==> flow/design.v <==
typedef struct packed { logic req; logic [2:0] req_id; logic req_type; logic [63:0] req_data1; logic [63:0] req_data2;} req_pkt_type;
typedef struct packed { logic rsp; logic [2:0] rsp_id; logic [63:0] rsp_data;} rsp_pkt_type;
module execution_unit (
input logic clk,
input logic rst_b,
input logic req,
input logic [2:0] req_id,
input logic req_type,
input logic [63:0] req_data1,
input logic [63:0] req_data2,
output logic fifo_full,
output logic rsp,
output logic [2:0] rsp_id,
output logic [63:0] rsp_data );
req_pkt_type input_req;
rsp_pkt_type output_rsp;
assign input_req = {req, req_id, req_type, req_data1, req_data2};
assign rsp = output_rsp.rsp;
assign rsp_id = output_rsp.rsp_id;
assign rsp_data = output_rsp.rsp_data;
logic write_in, read;
req_pkt_type output_req;
logic mul_req, mul_rsp, mul_grant, mul_free;
logic [2:0] mul_req_id, mul_rsp_id;
logic [63:0] mul_rsp_data;
logic add_req, add_rsp, add_grant, add_free;
logic [2:0] add_req_id, add_rsp_id;
logic [63:0] add_rsp_data;
logic [1:0] rr_req;
logic [1:0] rr_grant;
assign write_in = input_req.req;
inp_fifo i_inp_fifo(.clk(clk), .rst_b(rst_b), .write_in(write_in), .read(read), .input_req(input_req), .output_req(output_req), .fifo_full(fifo_full));
assign read = output_req.req && (mul_req || add_req);
assign mul_req = output_req.req && (output_req.req_type == 1'b1) && mul_free;
mul i_mul (
.clk(clk), .rst_b(rst_b), 
.mul_req(mul_req),
.mul_req_id(output_req.req_id),
.mul_data1(output_req.req_data1),
.mul_data2(output_req.req_data2),
.grant(mul_grant),
.mul_rsp(mul_rsp),
.mul_rsp_id(mul_rsp_id),
.mul_rsp_data(mul_rsp_data),
.mul_free(mul_free)
);
assign add_req = output_req.req && (output_req.req_type == 1'b0) && add_free;
add i_add (
.clk(clk), .rst_b(rst_b), 
.add_req(add_req),
.add_req_id(output_req.req_id),
.add_data1(output_req.req_data1),
.add_data2(output_req.req_data2),
.grant(add_grant),
.add_rsp(add_rsp),
.add_rsp_id(add_rsp_id),
.add_rsp_data(add_rsp_data),
.add_free(add_free)
);
assign rr_req = {mul_rsp, add_rsp};
assign mul_grant = rr_grant[1];
assign add_grant = rr_grant[0];
assign rr_grant = {rr_req[1], rr_req[0] & ~rr_req[1]};
assign output_rsp.rsp = |rr_grant;
assign output_rsp.rsp_id = rr_grant[1] ? mul_rsp_id : rr_grant[0] ? add_rsp_id : '0;
assign output_rsp.rsp_data = rr_grant[1] ? mul_rsp_data : rr_grant[0] ? add_rsp_data : '0;
endmodule
module inp_fifo #(parameter DEPTH = 4, PTR_WIDTH = $clog2(DEPTH))
(
   input  logic   clk,
   input  logic   rst_b,
   input logic    write_in, 
   input logic    read, 
   input req_pkt_type input_req,  
   output req_pkt_type output_req,  
   output logic fifo_full   
);
logic fifo_empty;
logic [DEPTH-1:0][132:0] fifo_mem;  
logic [PTR_WIDTH-1 : 0] rd_ptr;
logic [PTR_WIDTH-1 : 0] wr_ptr;
logic [PTR_WIDTH : 0] count;
always_ff @(posedge clk or negedge rst_b)
begin
   if(~rst_b) begin
      wr_ptr     <= '0;       
      rd_ptr     <= '0;      
      count <= '0;
      fifo_mem <= '0;
   end else begin
   if(read) begin
         rd_ptr <= rd_ptr + 1'b1;                          
   end  
   if(write_in) begin
         fifo_mem[wr_ptr] <= input_req;              
         wr_ptr <= wr_ptr + 1'b1;           
   end
   if(read && !write_in) begin
	  count <= count - 1;
   end   
   else if(write_in && !read) begin
	  count <= count + 1;
   end   
   end
end   
assign output_req = !fifo_empty ? fifo_mem[rd_ptr] : '0;
assign fifo_empty = (count == 0) ? 1'b1 : 1'b0;                            
assign fifo_full = (count == DEPTH) ? 1'b1 : 1'b0;
endmodule
module add (
    input logic clk,
	input logic rst_b,
    input logic add_req,
	input logic [2:0] add_req_id,
	input logic [63:0] add_data1,
	input logic [63:0] add_data2,
	input logic grant,
	output logic add_rsp,
	output logic [2:0] add_rsp_id,
	output logic [63:0] add_rsp_data,
	output logic add_free
);
logic add_req_q;
logic [2:0] add_req_id_q;
logic [63:0] add_data1_q, add_data2_q;
logic add_rsp_prev;
logic [2:0] add_rsp_id_prev;
logic [64:0] add_rsp_data_prev;
always_ff @(posedge clk or negedge rst_b) begin
    if(!rst_b) begin
	    add_free <= 1'b1;
		add_rsp <= '0;
		add_rsp_id <= '0;
		add_rsp_data <= '0;
		add_rsp_prev <= '0;
		add_req_q <= '0;
	end else 
	begin
	    if(add_req) add_free <= 1'b0;
	    add_req_q <= add_req;
		add_req_id_q <= add_req_id;
		add_data1_q <= add_data1;
		add_data2_q <= add_data2;
		add_rsp_prev <= add_req_q;
		add_rsp_id_prev <= add_req_id_q;
		add_rsp_data_prev <= (add_data1_q + add_data2_q);
		if(grant) begin
		    add_free <= 1'b1;
			add_rsp <= 0;
			add_rsp_id <= '0;
			add_rsp_data <= '0;
		end else begin
			if(add_rsp_prev) begin
				add_rsp <= 1'b1;
				add_rsp_id <= add_rsp_id_prev;
				add_rsp_data <= add_rsp_data_prev[63:0];
			end
		end	
    end
end
endmodule
module mul (
    input logic clk,
	input logic rst_b,
    input logic mul_req,
	input logic [2:0] mul_req_id,
	input logic [63:0] mul_data1,
	input logic [63:0] mul_data2,
	input logic grant,
	output logic mul_rsp,
	output logic [2:0] mul_rsp_id,
	output logic [63:0] mul_rsp_data,
	output logic mul_free
);
logic mul_req_q;
logic [2:0] mul_req_id_q;
logic [63:0] mul_data1_q, mul_data2_q;
logic mul_req_q2;
logic [2:0] mul_req_id_q2;
logic [63:0] mul_data1_q2, mul_data2_q2;
logic mul_rsp_prev;
logic [2:0] mul_rsp_id_prev;
logic [128:0] mul_rsp_data_prev;
always_ff @(posedge clk or negedge rst_b) begin
    if(!rst_b) begin
	    mul_free <= 1'b1;
		mul_req_q <= '0;
		mul_req_q2 <= '0;
		mul_rsp <= '0;
		mul_rsp_id <= '0;
		mul_rsp_data <= '0;
		mul_rsp_prev <= '0;
	end else begin
	    if(mul_req) mul_free <= 1'b0;
	    mul_req_q <= mul_req;
		mul_req_id_q <= mul_req_id;
		mul_data1_q <= mul_data1;
		mul_data2_q <= mul_data2;
		mul_req_q2 <= mul_req_q;
		mul_req_id_q2 <= mul_req_id_q;
		mul_data1_q2 <= mul_data1_q;
		mul_data2_q2 <= mul_data2_q;
		mul_rsp_prev <= mul_req_q2;
		mul_rsp_id_prev <= mul_req_id_q2;
		mul_rsp_data_prev <= (mul_data1_q2 * mul_data2_q2);
		if(grant) begin
		    mul_free <= 1'b1;
			mul_rsp <= 0;
			mul_rsp_id <= '0;
			mul_rsp_data <= '0;
		end else begin
			if(mul_rsp_prev) begin
				mul_rsp <= 1'b1;
				mul_rsp_id <= mul_rsp_id_prev;
				mul_rsp_data <= mul_rsp_data_prev[63:0];
			end
		end	
    end
end
endmodule
### From RTL to reports: execution_unit

The steps from the RTL of execution_unit to its reports follow in flow order.
Lines are those of the file above, counted from 1.
Cell names lack the library's common part.
Not given: -

| set-up | value |
|---|---|
| top | execution_unit |
| clock | clk |
| standard-cell library | sky130hd |
| corner | tt_025C_1v80 |

### Elaborated design

Yosys after proc, flatten, opt, wreduce and memory -nomap, before mapping. Memory bits, and registers merged into a memory's read port (data or address), are not among the register bits. Print and check cells are not counted. Equal cells are merged and count once.

| storage and ports | value |
|---|---|
| bits in registers | 1,075 |
| bits of input ports | 135 |
| output and inout port bits | 69 |
| word-level cells | 87 |

| operators by class | value |
|---|---|
| add/subtract/negate cells | 6 |
| multipliers | 3 |
| equal/unequal tests | 1 |
| shifts and indexed selects | 3 |
| mux-type cells | 25 |
| bitwise gates (word level) | 6 |
| reductions and logical operators | 17 |

Operators by type and width:

| kind | count |
|---|---|
| multiplier 64 x 64 -> 64 bit | 1 |
| variable shift 133 x 33 -> 532 bit | 1 |
| variable shift 133 x 33 -> 532 bit with constant A | 1 |
| variable part select 532 x 32 -> 133 bit | 1 |
| bitwise AND 532 bit | 1 |
| bitwise OR 532 bit | 1 |
| NOT 532 bit | 1 |
| 2-to-1 mux 64 bit | 6 |
| 2-to-1 mux 133 bit | 1 |
| adder 64 bit | 1 |
| multiplier 2 x 8 -> 10 bit with constant B | 2 |
| negator 32 -> 33 bit | 1 |
| 2-to-1 mux 3 bit | 8 |
| nonzero test 2 bit | 5 |
| 2-to-1 mux 1 bit | 10 |
| logical AND 1 bit | 7 |
| adder 2 x 1 -> 2 bit with constant B | 2 |
| adder 3 x 1 -> 3 bit with constant B | 1 |
| subtractor 3 x 1 -> 3 bit with constant B | 1 |
| equality test 3 bit with constant B | 1 |
| zero test 3 bit | 1 |
| NOT 1 bit | 2 |
| zero test 1 bit | 2 |
| OR reduction 2 bit | 1 |
| bitwise AND 1 bit | 1 |
| logical OR 1 bit | 1 |

### Depth

Depth = most cells in a row (Yosys ltp): at word level without a register or memory, in the mapped netlist without a sequential cell, where the memories' decode and read muxes count.

| depth | value |
|---|---|
| depth after elaboration | 12 |
| ABC_AREA | 1 |
| gate-level depth with buffers | 38 |
| mapped depth without buffers | 36 |

### Netlist

Yosys stat after the flow's synthesis: flattened, memories mapped to cells. It holds for the ABC_AREA given above (unset counts as 0); a run with the other value may have another netlist.
Totals and module areas in this step are rounded.

| mapped netlist | value |
|---|---|
| standard cells after synthesis | 13,123 |
| mapped area | 0.1119 mm² |
| sequential part of the area | 0.02887 mm² |
| mapped flip-flops | 1,075 |
| buffer cells | 727 |

Cells by type:

| type | count |
|---|---|
| fa_1 | 1,833 |
| dfrtp_1 | 680 |
| inv_1 | 3,657 |
| edfxtp_1 | 393 |
| nand2_1 | 3,074 |
| ha_1 | 379 |
| o21ai_0 | 685 |
| a21oi_1 | 512 |
| clkbuf_1 | 553 |
| o22ai_1 | 330 |
| nand3_1 | 184 |
| xor2_1 | 100 |
| nor2_1 | 189 |
| o211ai_1 | 73 |
| xnor2_1 | 52 |
| buf_1 | 109 |
| buf_2 | 42 |
| a31oi_1 | 32 |

Other cell types: 43; their cells: 246.

### Timing after synthesis

OpenSTA on the mapped netlist: ideal clock, no wires. The path of least setup slack (recovery checks aside). Input and output delay are each 20% of the period. Register names are those of the netlist, which keeps one name where synthesis merged equal registers.

| timing after synthesis | value |
|---|---|
| path kind | reg2reg |
| start point | reg i_mul.mul_data2_q2[14] |
| end point | reg i_mul.mul_rsp_data_prev[51] |
| period | 10,000 ps |
| setup time | 258 ps |
| arrival time | 7,707 ps |
| setup slack | 2,035 ps |
| path delay | 7,965 ps |
| stages on the path | 31 |
| path buffers | 3 |
| synthesis period reached | 7,965 ps |

"path delay" = arrival - input delay + setup time.
"stages on the path": output pins that drive a net of the path, with the launching flip-flop's if there is one; two outputs of one cell count as two.
"synthesis period reached" = period - worst setup slack (recovery checks aside). The figure is calculated, with input and output delays left at 20% of the set period.
The rows between start and end are the longest chain of elaborated cells between them; the timing report does not say that the signal goes this way. Where chains are equally long, one stands for them.
A line is the first line of the expression or statement that the cell stems from. Yosys adds cells for indexed reads and writes and turns some case tables into memories.

| between the ends, after synthesis | value |
|---|---|
| path through | edfxtp_1 buf_2 clkbuf_1 buf_1 nand2_1 fa_1 fa_1 inv_1 fa_1 inv_1 fa_1 fa_1 inv_1 fa_1 inv_1 fa_1 inv_1 fa_1 fa_1 inv_1 fa_1 inv_1 ha_1 nand2_1 nor2_1 inv_1 nor4_1 nand3_1 nand3_1 a21oi_1 xnor2_1 |
| cells in the longest elaborated chain | 1 |

RTL lines, path after synthesis:

| what | RTL line | source |
|---|---|---|
| start: declaration | 180 | `logic [63:0] mul_data1_q2, mul_data2_q2;` |
| start: assignment | 202 | `mul_data2_q2 <= mul_data2_q;` |
| multiplier 64 x 64 -> 64 bit | 205 | `mul_rsp_data_prev <= (mul_data1_q2 * mul_data2_q2);` |
| end: assignment | 205 |  |
| end: declaration | 183 | `logic [128:0] mul_rsp_data_prev;` |

### Worst path after layout

Path of least setup slack in the final report of stored run 1 (OpenROAD, finished layout, wires in). Where an end is a register, its clock arrival counts in the times.
The report prints the path's times to 10 ps; the period is as set.

| timing after layout | value |
|---|---|
| path kind | reg2reg |
| start point | reg i_mul.mul_data2_q2[5] |
| end point | reg i_mul.mul_rsp_data_prev[38] |
| period | 15,600 ps |
| setup time | 170 ps |
| arrival time | 10,030 ps |
| setup slack | 6,140 ps |
| stages on the path | 29 |
| path buffers | 2 |

The rows between start and end are the longest chain of elaborated cells between them; the timing report does not say that the signal goes this way. Where chains are equally long, one stands for them.

| between the ends, after layout | value |
|---|---|
| path through | edfxtp_1 buf_4 buf_4 nand2_1 fa_1 fa_1 inv_1 fa_1 fa_1 fa_1 inv_1 fa_1 inv_1 fa_1 inv_1 fa_1 inv_1 fa_1 inv_1 fa_1 inv_1 ha_1 nand2_1 nor2_1 nand2_1 nor4_1 a21oi_1 o21ai_0 xor2_1 |
| cells in the longest elaborated chain | 1 |

RTL lines, path after layout:

| what | RTL line | source |
|---|---|---|
| start: declaration | 180 | `logic [63:0] mul_data1_q2, mul_data2_q2;` |
| start: assignment | 202 | `mul_data2_q2 <= mul_data2_q;` |
| multiplier 64 x 64 -> 64 bit | 205 | `mul_rsp_data_prev <= (mul_data1_q2 * mul_data2_q2);` |
| end: assignment | 205 |  |
| end: declaration | 183 | `logic [128:0] mul_rsp_data_prev;` |

Data sheet: physical implementation of execution_unit

Top module execution_unit; platform sky130hd; tools Yosys and OpenROAD; 4 stored runs in no particular order. Input and output delays are each 20% of the period that was set; the output load is 0.01 pF.
"achieved period" means the clock period less the worst setup slack. The figure is calculated, with input and output delays left at 20% of the set period.
"worst path time" is the time allowed to the run's worst setup path (the clock period less input and output delay, where it has them) less its slack. Clock arrival times count: a late capture clock shortens it, a late launch clock lengthens it.
"worst path time" is known to 10 ps.
Measured values are rounded.

#### Stored run 1

| setting | value |
|---|---|
| ABC_AREA | `1` |
| CAP_MARGIN | `30` |
| CORE_ASPECT_RATIO | `1.59` |
| CORE_MARGIN | `9` |
| MAX_ROUTING_LAYER | `met4` |
| MIN_ROUTING_LAYER | `met1` |
| PLACE_DENSITY_LB_ADDON | `0.18` |
| SLEW_MARGIN | `30` |
| period_ns | `15.6` |
| CORE_UTILIZATION | `40` |

| result | value |
|---|---|
| synthesis area | 0.1119 mm² |
| area inside the die boundary | 0.2996 mm² |
| standard-cell area after routing | 0.1207 mm² |
| final utilization | 43.4% |
| setup slack of the critical path | 6,138 ps |
| total negative slack | 0 ps |
| smallest hold slack | 350 ps |
| achieved period | 9,462 ps |
| worst path time | 9,460 ps |
| worst path kind | reg2reg |

#### Stored run 2

| setting | value |
|---|---|
| CAP_MARGIN | `30` |
| CORE_ASPECT_RATIO | `1.59` |
| MAX_ROUTING_LAYER | `met4` |
| MIN_ROUTING_LAYER | `met1` |
| PLACE_DENSITY_LB_ADDON | `0.18` |
| SLEW_MARGIN | `30` |
| period_ns | `6.99` |
| CORE_MARGIN | `2` |
| CORE_UTILIZATION | `40` |

| result | value |
|---|---|
| synthesis area | 0.1076 mm² |
| area inside the die boundary | 0.2734 mm² |
| standard-cell area after routing | 0.125 mm² |
| final utilization | 46.6% |
| setup slack of the critical path | -1,853 ps |
| total negative slack | -65,310 ps |
| smallest hold slack | 360 ps |
| achieved period | 8,843 ps |
| worst path time | 8,840 ps |
| worst path kind | reg2reg |

#### Stored run 3

| setting | value |
|---|---|
| ABC_AREA | `1` |
| CAP_MARGIN | `5` |
| CELL_PAD_IN_SITES_DETAIL_PLACEMENT | `2` |
| CELL_PAD_IN_SITES_GLOBAL_PLACEMENT | `3` |
| CORE_UTILIZATION | `61` |
| CTS_CLUSTER_SIZE | `37` |
| GPL_ROUTABILITY_DRIVEN | `0` |
| MAX_ROUTING_LAYER | `met4` |
| MIN_ROUTING_LAYER | `met2` |
| TNS_END_PERCENT | `55` |
| period_ns | `7.27` |
| CORE_MARGIN | `2` |
| SLEW_MARGIN | `20` |

Unfinished; error GPL-0301 in placement.

#### Stored run 4

| setting | value |
|---|---|
| CELL_PAD_IN_SITES_GLOBAL_PLACEMENT | `0` |
| CORE_UTILIZATION | `62` |
| CTS_CLUSTER_DIAMETER | `392` |
| MAX_ROUTING_LAYER | `met5` |
| MIN_ROUTING_LAYER | `met2` |
| PLACE_DENSITY_LB_ADDON | `0.12` |
| period_ns | `9.84` |
| CAP_MARGIN | `20` |
| CORE_MARGIN | `2` |
| SLEW_MARGIN | `20` |

Unfinished; error GRT-0116 in routing.
